==> flow/design.v <==
module reflex_core (
    input wire clk,                   
    input wire rst_n,                 
    input wire signed [15:0] z_pos,   
    input wire signed [15:0] z_vel,   
    input wire signed [15:0] kp_gain,
    input wire signed [15:0] kd_gain,
    input wire signed [15:0] vel_threshold,  
    output reg signed [15:0] u_out,   
    output reg guardian_active        
);
    reg signed [31:0] p_term;
    reg signed [31:0] d_term;
    reg signed [31:0] raw_sum;
    localparam signed [15:0] MAX_OUT = 16'd2000;   
    localparam signed [15:0] MIN_OUT = -16'd2000;  
    always @(posedge clk or negedge rst_n) begin
        if (!rst_n) begin
            u_out <= 16'd0;
            guardian_active <= 1'b0;
            p_term <= 32'd0;
            d_term <= 32'd0;
        end else begin
            if (($signed(z_vel) > $signed(vel_threshold)) || 
                ($signed(z_vel) < -$signed(vel_threshold))) begin
                guardian_active <= 1'b1;
                d_term <= z_vel * (kd_gain <<< 1); 
            end else begin
                guardian_active <= 1'b0;
                d_term <= z_vel * kd_gain;
            end
            p_term <= z_pos * kp_gain;  
            raw_sum = -(p_term + d_term); 
            if (raw_sum > MAX_OUT) 
                u_out <= MAX_OUT;
            else if (raw_sum < MIN_OUT) 
                u_out <= MIN_OUT;
            else
                u_out <= raw_sum[15:0];  
        end
    end
endmodule
Memo
Re: synthesis data of reflex_core

From RTL to reports: reflex_core
Each step is given for the RTL above and for the edited RTL.
Lines under "unedited" count in the file above, lines under "edited" in the edited file.
"difference": "edited" minus "unedited" as printed here.
Operators: Yosys type, input widths -> output width; for muxes data width and select width s.
A cell with - has no value.

inputs
  top module = reflex_core
  clock = clk
  library = sky130hd
  corner = tt_025C_1v80

Edit of the RTL
Unified diff, file above to edited file.
A script made this edit. It changes what the design does and was not meant as an optimisation.

begin of diff
@@ -25,5 +25,5 @@
                 ($signed(z_vel) < -$signed(vel_threshold))) begin
                 guardian_active <= 1'b1;
-                d_term <= z_vel * (kd_gain <<< 1); 
+                d_term <= z_vel ^ (kd_gain <<< 1); 
             end else begin
                 guardian_active <= 1'b0;
end of diff

Elaborated design
Counts by Yosys on the flattened word-level netlist (proc, flatten, opt, wreduce; memories kept). Register bits leave out memories and registers merged into their read ports (data or address); mux counts leave out enables and synchronous resets folded into registers. Print and check cells are left out.

operators by class
  what                              unedited  edited  difference
  reductions and logical operators  1         1       0
  add/sub/neg operators             3         3       0
  equality and inequality tests     0         0       0
  bitwise operators                 0         1       +1
  magnitude comparators             4         4       0
  shifts and indexed selects        0         0       0
  muxes and demuxes                 4         4       0
  div/mod/pow operators             0         0       0
  multipliers                       3         2       -1

operators by type and width
  cell            unedited  edited  difference
  $mul 16x16->31  1         0       -1
  $xor 16x17->17  0         1       +1

Operator kinds equal on both sides are left out: 12.

word-level totals
  what                             unedited  edited  difference
  memories                         0         0       0
  memory bits (writable)           0         0       0
  cells after elaboration          19        19      0
  input bits                       82        82      0
  output and inout bits            17        17      0
  bits in registers                81        81      0
  latch bits                       0         0       0
  clocked read ports x word width  0         0       0
  bits in read-only memories       0         0       0

Depth
Yosys ltp: most cells in a row. Word level: on the elaborated netlist, between registers, memories and ports. Mapped: between sequential cells and ports; inverters and the memories' decode and read muxes count.

logic depth
  what                          unedited  edited  difference
  depth after elaboration       5         5       0
  ABC_AREA                      0         0       -
  depth in mapped cells         25        27      +2
  mapped depth without buffers  24        26      +2

Netlist
The flow's flattened synthesis, as Yosys stat reports it; memories are mapped. The netlist is that of the ABC_AREA named above (0 if unset); the other value can give another one.

mapped netlist
  what                                unedited  edited   difference
  mapped flip-flops                   81        81       0
  cell area after synthesis (um^2)    25879.8   25679.6  -200.2
  buffers                             81        80       -1
  standard cells after synthesis      2869      2792     -77
  sequential part of the area (um^2)  2026.9    2026.9   0.0

cells by type
  type                       unedited  edited  difference
  sky130_fd_sc_hd__nand2_1   321       286     -35
  sky130_fd_sc_hd__nor2_1    87        63      -24
  sky130_fd_sc_hd__ha_1      257       273     +16
  sky130_fd_sc_hd__and2_1    236       224     -12
  sky130_fd_sc_hd__a21oi_1   74        64      -10
  sky130_fd_sc_hd__nand4_1   15        24      +9
  sky130_fd_sc_hd__a31oi_1   5         13      +8
  sky130_fd_sc_hd__o211ai_1  14        7       -7
  sky130_fd_sc_hd__o21ai_1   10        3       -7
  sky130_fd_sc_hd__mux2i_1   6         0       -6
  sky130_fd_sc_hd__xnor2_1   76        81      +5
  sky130_fd_sc_hd__nand2b_1  25        20      -5
  sky130_fd_sc_hd__mux2_2    12        8       -4
  sky130_fd_sc_hd__o21bai_1  12        8       -4
  sky130_fd_sc_hd__and3_1    10        14      +4
  sky130_fd_sc_hd__a221oi_1  5         1       -4
  sky130_fd_sc_hd__buf_2     5         1       -4
  sky130_fd_sc_hd__nor3b_1   5         1       -4

Cell types equal on both sides are left out: 10.
Not every row of either side is listed.

Path before layout
Path of least setup slack by OpenSTA after synthesis, without wires, with an ideal clock, recovery checks aside; 20% of the period is set as input and as output delay. Where synthesis merged equal registers, the netlist keeps one of their names.

timing path post-synthesis
  what                               unedited        edited          difference
  path kind                          input-to-reg    input-to-reg    -
  start point                        in z_vel[15]    in z_pos[15]    -
  end point                          reg d_term[30]  reg p_term[30]  -
  input delay (ns)                   1.600           1.600           0.000
  delay of the path (ns)             5.994           5.773           -0.221
  period (ns)                        8.0             8.0             0.0
  slack (ns)                         0.406           0.627           +0.221
  data arrival time (ns)             7.469           7.293           -0.176
  data required time (ns)            7.875           7.920           +0.045
  driving pins on the path           22              25              +3
  setup time (ns)                    0.125           0.080           -0.045
  launch time at the first pin (ns)  1.600           1.600           0.000
  synthesis period reached (ns)      7.594           7.373           -0.221

"delay of the path" is the arrival time less input delay plus setup time.
"driving pins on the path": output pins that drive a net of the path, with the launching flip-flop's if there is one; two outputs of one cell count as two.
"synthesis period reached" = period - worst setup slack (recovery checks aside). The figure is calculated, with input and output delays left at 20% of the set period.
The rows between start and end are the longest chain of elaborated cells between them; the timing report does not say that the signal goes this way. Where chains are equally long, one stands for them.
Each line given opens the expression or statement behind the cell; cells for indexed reads and writes are added by Yosys, which also makes memories of some case tables.
At most two assigning lines are given for a register; there are more.

between the ends, post-synthesis, unedited
  cells stage by stage = sky130_fd_sc_hd__clkbuf_1 sky130_fd_sc_hd__nand2_1 sky130_fd_sc_hd__inv_1 sky130_fd_sc_hd__fa_1 sky130_fd_sc_hd__fa_1 sky130_fd_sc_hd__fa_1 sky130_fd_sc_hd__fa_1 sky130_fd_sc_hd__fa_1 sky130_fd_sc_hd__inv_1 sky130_fd_sc_hd__fa_1 sky130_fd_sc_hd__inv_1 sky130_fd_sc_hd__ha_1 sky130_fd_sc_hd__clkbuf_1 sky130_fd_sc_hd__and3_1 sky130_fd_sc_hd__nand3_1 sky130_fd_sc_hd__inv_1 sky130_fd_sc_hd__o211ai_1 sky130_fd_sc_hd__a311oi_1 sky130_fd_sc_hd__a21o_1 sky130_fd_sc_hd__a21oi_1 sky130_fd_sc_hd__xnor2_1 sky130_fd_sc_hd__mux2_2
  cells in the longest elaborated chain = 3
  elaborated cells on any way between the ends = 6

RTL lines, path post-synthesis, unedited
  what              RTL line  text
  from (decl)       5         input wire signed [15:0] z_vel,
  $gt 16x16->1      24        if (($signed(z_vel) > $signed(vel_threshold)) ||
  $logic_or 1x1->1  24
  $mux 32           24
  to (assign)       27        d_term <= z_vel * (kd_gain <<< 1);
  to (assign)       30        d_term <= z_vel * kd_gain;
  to (decl)         13        reg signed [31:0] d_term;

between the ends, post-synthesis, edited
  cells stage by stage = sky130_fd_sc_hd__clkbuf_1 sky130_fd_sc_hd__nand2_1 sky130_fd_sc_hd__inv_1 sky130_fd_sc_hd__fa_1 sky130_fd_sc_hd__inv_1 sky130_fd_sc_hd__fa_1 sky130_fd_sc_hd__inv_1 sky130_fd_sc_hd__fa_1 sky130_fd_sc_hd__fa_1 sky130_fd_sc_hd__fa_1 sky130_fd_sc_hd__inv_1 sky130_fd_sc_hd__fa_1 sky130_fd_sc_hd__inv_1 sky130_fd_sc_hd__ha_1 sky130_fd_sc_hd__a21oi_1 sky130_fd_sc_hd__a21oi_1 sky130_fd_sc_hd__o21ai_0 sky130_fd_sc_hd__a21boi_0 sky130_fd_sc_hd__o21a_1 sky130_fd_sc_hd__o21ai_0 sky130_fd_sc_hd__nand2b_1 sky130_fd_sc_hd__a2111oi_0 sky130_fd_sc_hd__o41ai_1 sky130_fd_sc_hd__a21oi_1 sky130_fd_sc_hd__xnor2_1
  cells in the longest elaborated chain = 1
  elaborated cells on any way between the ends = 1

RTL lines, path post-synthesis, edited
  what            RTL line  text
  from (decl)     4         input wire signed [15:0] z_pos,
  $mul 16x16->32  32        p_term <= z_pos * kp_gain;
  to (assign)     21        p_term <= 32'd0;
  to (assign)     32
  to (decl)       12        reg signed [31:0] p_term;

Worst path after layout
From the final timing report of each run of pair 1: the path of least setup slack in the routed layout; clock arrival at registers is part of the times.

timing path post-layout
  what                               unedited        edited          difference
  path kind                          input-to-reg    input-to-reg    -
  start point                        in kd_gain[3]   in z_vel[13]    -
  end point                          reg d_term[25]  reg d_term[30]  -
  period (ns)                        8.0             8.0             0.0
  launch time at the first pin (ns)  1.60            1.60            0.00
  data required time (ns)            8.21            8.21            0.00
  setup time (ns)                    0.13            0.15            +0.02
  data arrival time (ns)             7.92            7.94            +0.02
  input delay (ns)                   1.60            1.60            0.00
  driving pins on the path           24              22              -2
  slack (ns)                         0.30            0.27            -0.03

The rows between start and end are the longest chain of elaborated cells between them; the timing report does not say that the signal goes this way. Where chains are equally long, one stands for them.
At most two assigning lines are given for a register; there are more.

between the ends, post-layout, unedited
  cells stage by stage = sky130_fd_sc_hd__clkdlybuf4s50_1 sky130_fd_sc_hd__buf_12 sky130_fd_sc_hd__buf_4 sky130_fd_sc_hd__and2_1 sky130_fd_sc_hd__fa_1 sky130_fd_sc_hd__inv_1 sky130_fd_sc_hd__fa_1 sky130_fd_sc_hd__inv_1 sky130_fd_sc_hd__ha_1 sky130_fd_sc_hd__fa_1 sky130_fd_sc_hd__inv_1 sky130_fd_sc_hd__fa_1 sky130_fd_sc_hd__fa_1 sky130_fd_sc_hd__inv_1 sky130_fd_sc_hd__ha_1 sky130_fd_sc_hd__or4_1 sky130_fd_sc_hd__o22ai_2 sky130_fd_sc_hd__o221ai_2 sky130_fd_sc_hd__and3_1 sky130_fd_sc_hd__o31a_1 sky130_fd_sc_hd__or4_1 sky130_fd_sc_hd__a31oi_2 sky130_fd_sc_hd__xor2_1 sky130_fd_sc_hd__o21ai_0
  cells in the longest elaborated chain = 2
  elaborated cells on any way between the ends = 3

RTL lines, path post-layout, unedited
  what            RTL line  text
  from (decl)     7         input wire signed [15:0] kd_gain,
  $mul 16x16->32  30        d_term <= z_vel * kd_gain;
  $mux 32         24        if (($signed(z_vel) > $signed(vel_threshold)) ||
  to (assign)     27        d_term <= z_vel * (kd_gain <<< 1);
  to (assign)     30
  to (decl)       13        reg signed [31:0] d_term;

between the ends, post-layout, edited
  cells stage by stage = sky130_fd_sc_hd__clkdlybuf4s50_1 sky130_fd_sc_hd__buf_4 sky130_fd_sc_hd__and2_1 sky130_fd_sc_hd__fa_1 sky130_fd_sc_hd__inv_1 sky130_fd_sc_hd__fa_1 sky130_fd_sc_hd__fa_1 sky130_fd_sc_hd__inv_1 sky130_fd_sc_hd__fa_1 sky130_fd_sc_hd__fa_1 sky130_fd_sc_hd__inv_1 sky130_fd_sc_hd__fa_1 sky130_fd_sc_hd__inv_1 sky130_fd_sc_hd__ha_1 sky130_fd_sc_hd__buf_4 sky130_fd_sc_hd__a21oi_1 sky130_fd_sc_hd__o21ai_0 sky130_fd_sc_hd__o311a_1 sky130_fd_sc_hd__or4_1 sky130_fd_sc_hd__a31oi_1 sky130_fd_sc_hd__xor2_1 sky130_fd_sc_hd__o21ai_0
  cells in the longest elaborated chain = 3
  elaborated cells on any way between the ends = 5

RTL lines, path post-layout, edited
  what              RTL line  text
  from (decl)       5         input wire signed [15:0] z_vel,
  $gt 16x16->1      24        if (($signed(z_vel) > $signed(vel_threshold)) ||
  $logic_or 1x1->1  24
  $mux 32           24
  to (assign)       27        d_term <= z_vel ^ (kd_gain <<< 1);
  to (assign)       30        d_term <= z_vel * kd_gain;
  to (decl)         13        reg signed [31:0] d_term;

Layout results
Runs of the flow (Yosys, OpenROAD) on both versions; the two runs of a pair have the same settings. The constraints put input and output delay at 20% of the set period each and load the outputs with 0.01 pF.

flow settings, pair 1
  CORE_UTILIZATION = 40
  period_ns = 8.0
  CAP_MARGIN = 20
  CORE_MARGIN = 2
  SLEW_MARGIN = 20

measured results, pair 1
  what                                                      unedited  edited   difference
  area of the standard cells in the finished layout (um^2)  29967.5   29266.8  -700.7
  worst-case hold slack (ns)                                0.765     0.742    -0.023
  total negative slack on setup checks (ns)                 0.000     0.000    0.000
  die outline area (um^2)                                   66749.9   66241.9  -508.0
  post-layout utilization (%)                               46.7      46.2     -0.5
  achieved clock period (ns)                                7.702     7.733    +0.031
  mapped cell area after synthesis (um^2)                   25879.8   25679.6  -200.2
  setup slack of the critical path (ns)                     0.298     0.267    -0.031

flow settings, pair 2
  CORE_MARGIN = 10
  CORE_UTILIZATION = 71
  SLEW_MARGIN = 5
  TNS_END_PERCENT = 30
  period_ns = 13.1
  CAP_MARGIN = 20

measured results, pair 2
  what                                                      unedited  edited   difference
  area of the standard cells in the finished layout (um^2)  27507.6   27244.9  -262.7
  worst-case hold slack (ns)                                0.814     0.759    -0.055
  total negative slack on setup checks (ns)                 0.000     0.000    0.000
  die outline area (um^2)                                   44487.2   44175.6  -311.6
  post-layout utilization (%)                               77.0      76.4     -0.6
  achieved clock period (ns)                                9.577     9.505    -0.072
  mapped cell area after synthesis (um^2)                   25879.8   25679.6  -200.2
  setup slack of the critical path (ns)                     3.523     3.595    +0.072

"achieved clock period" = clock period - worst setup slack. The figure is calculated, with input and output delays left at 20% of the set period.
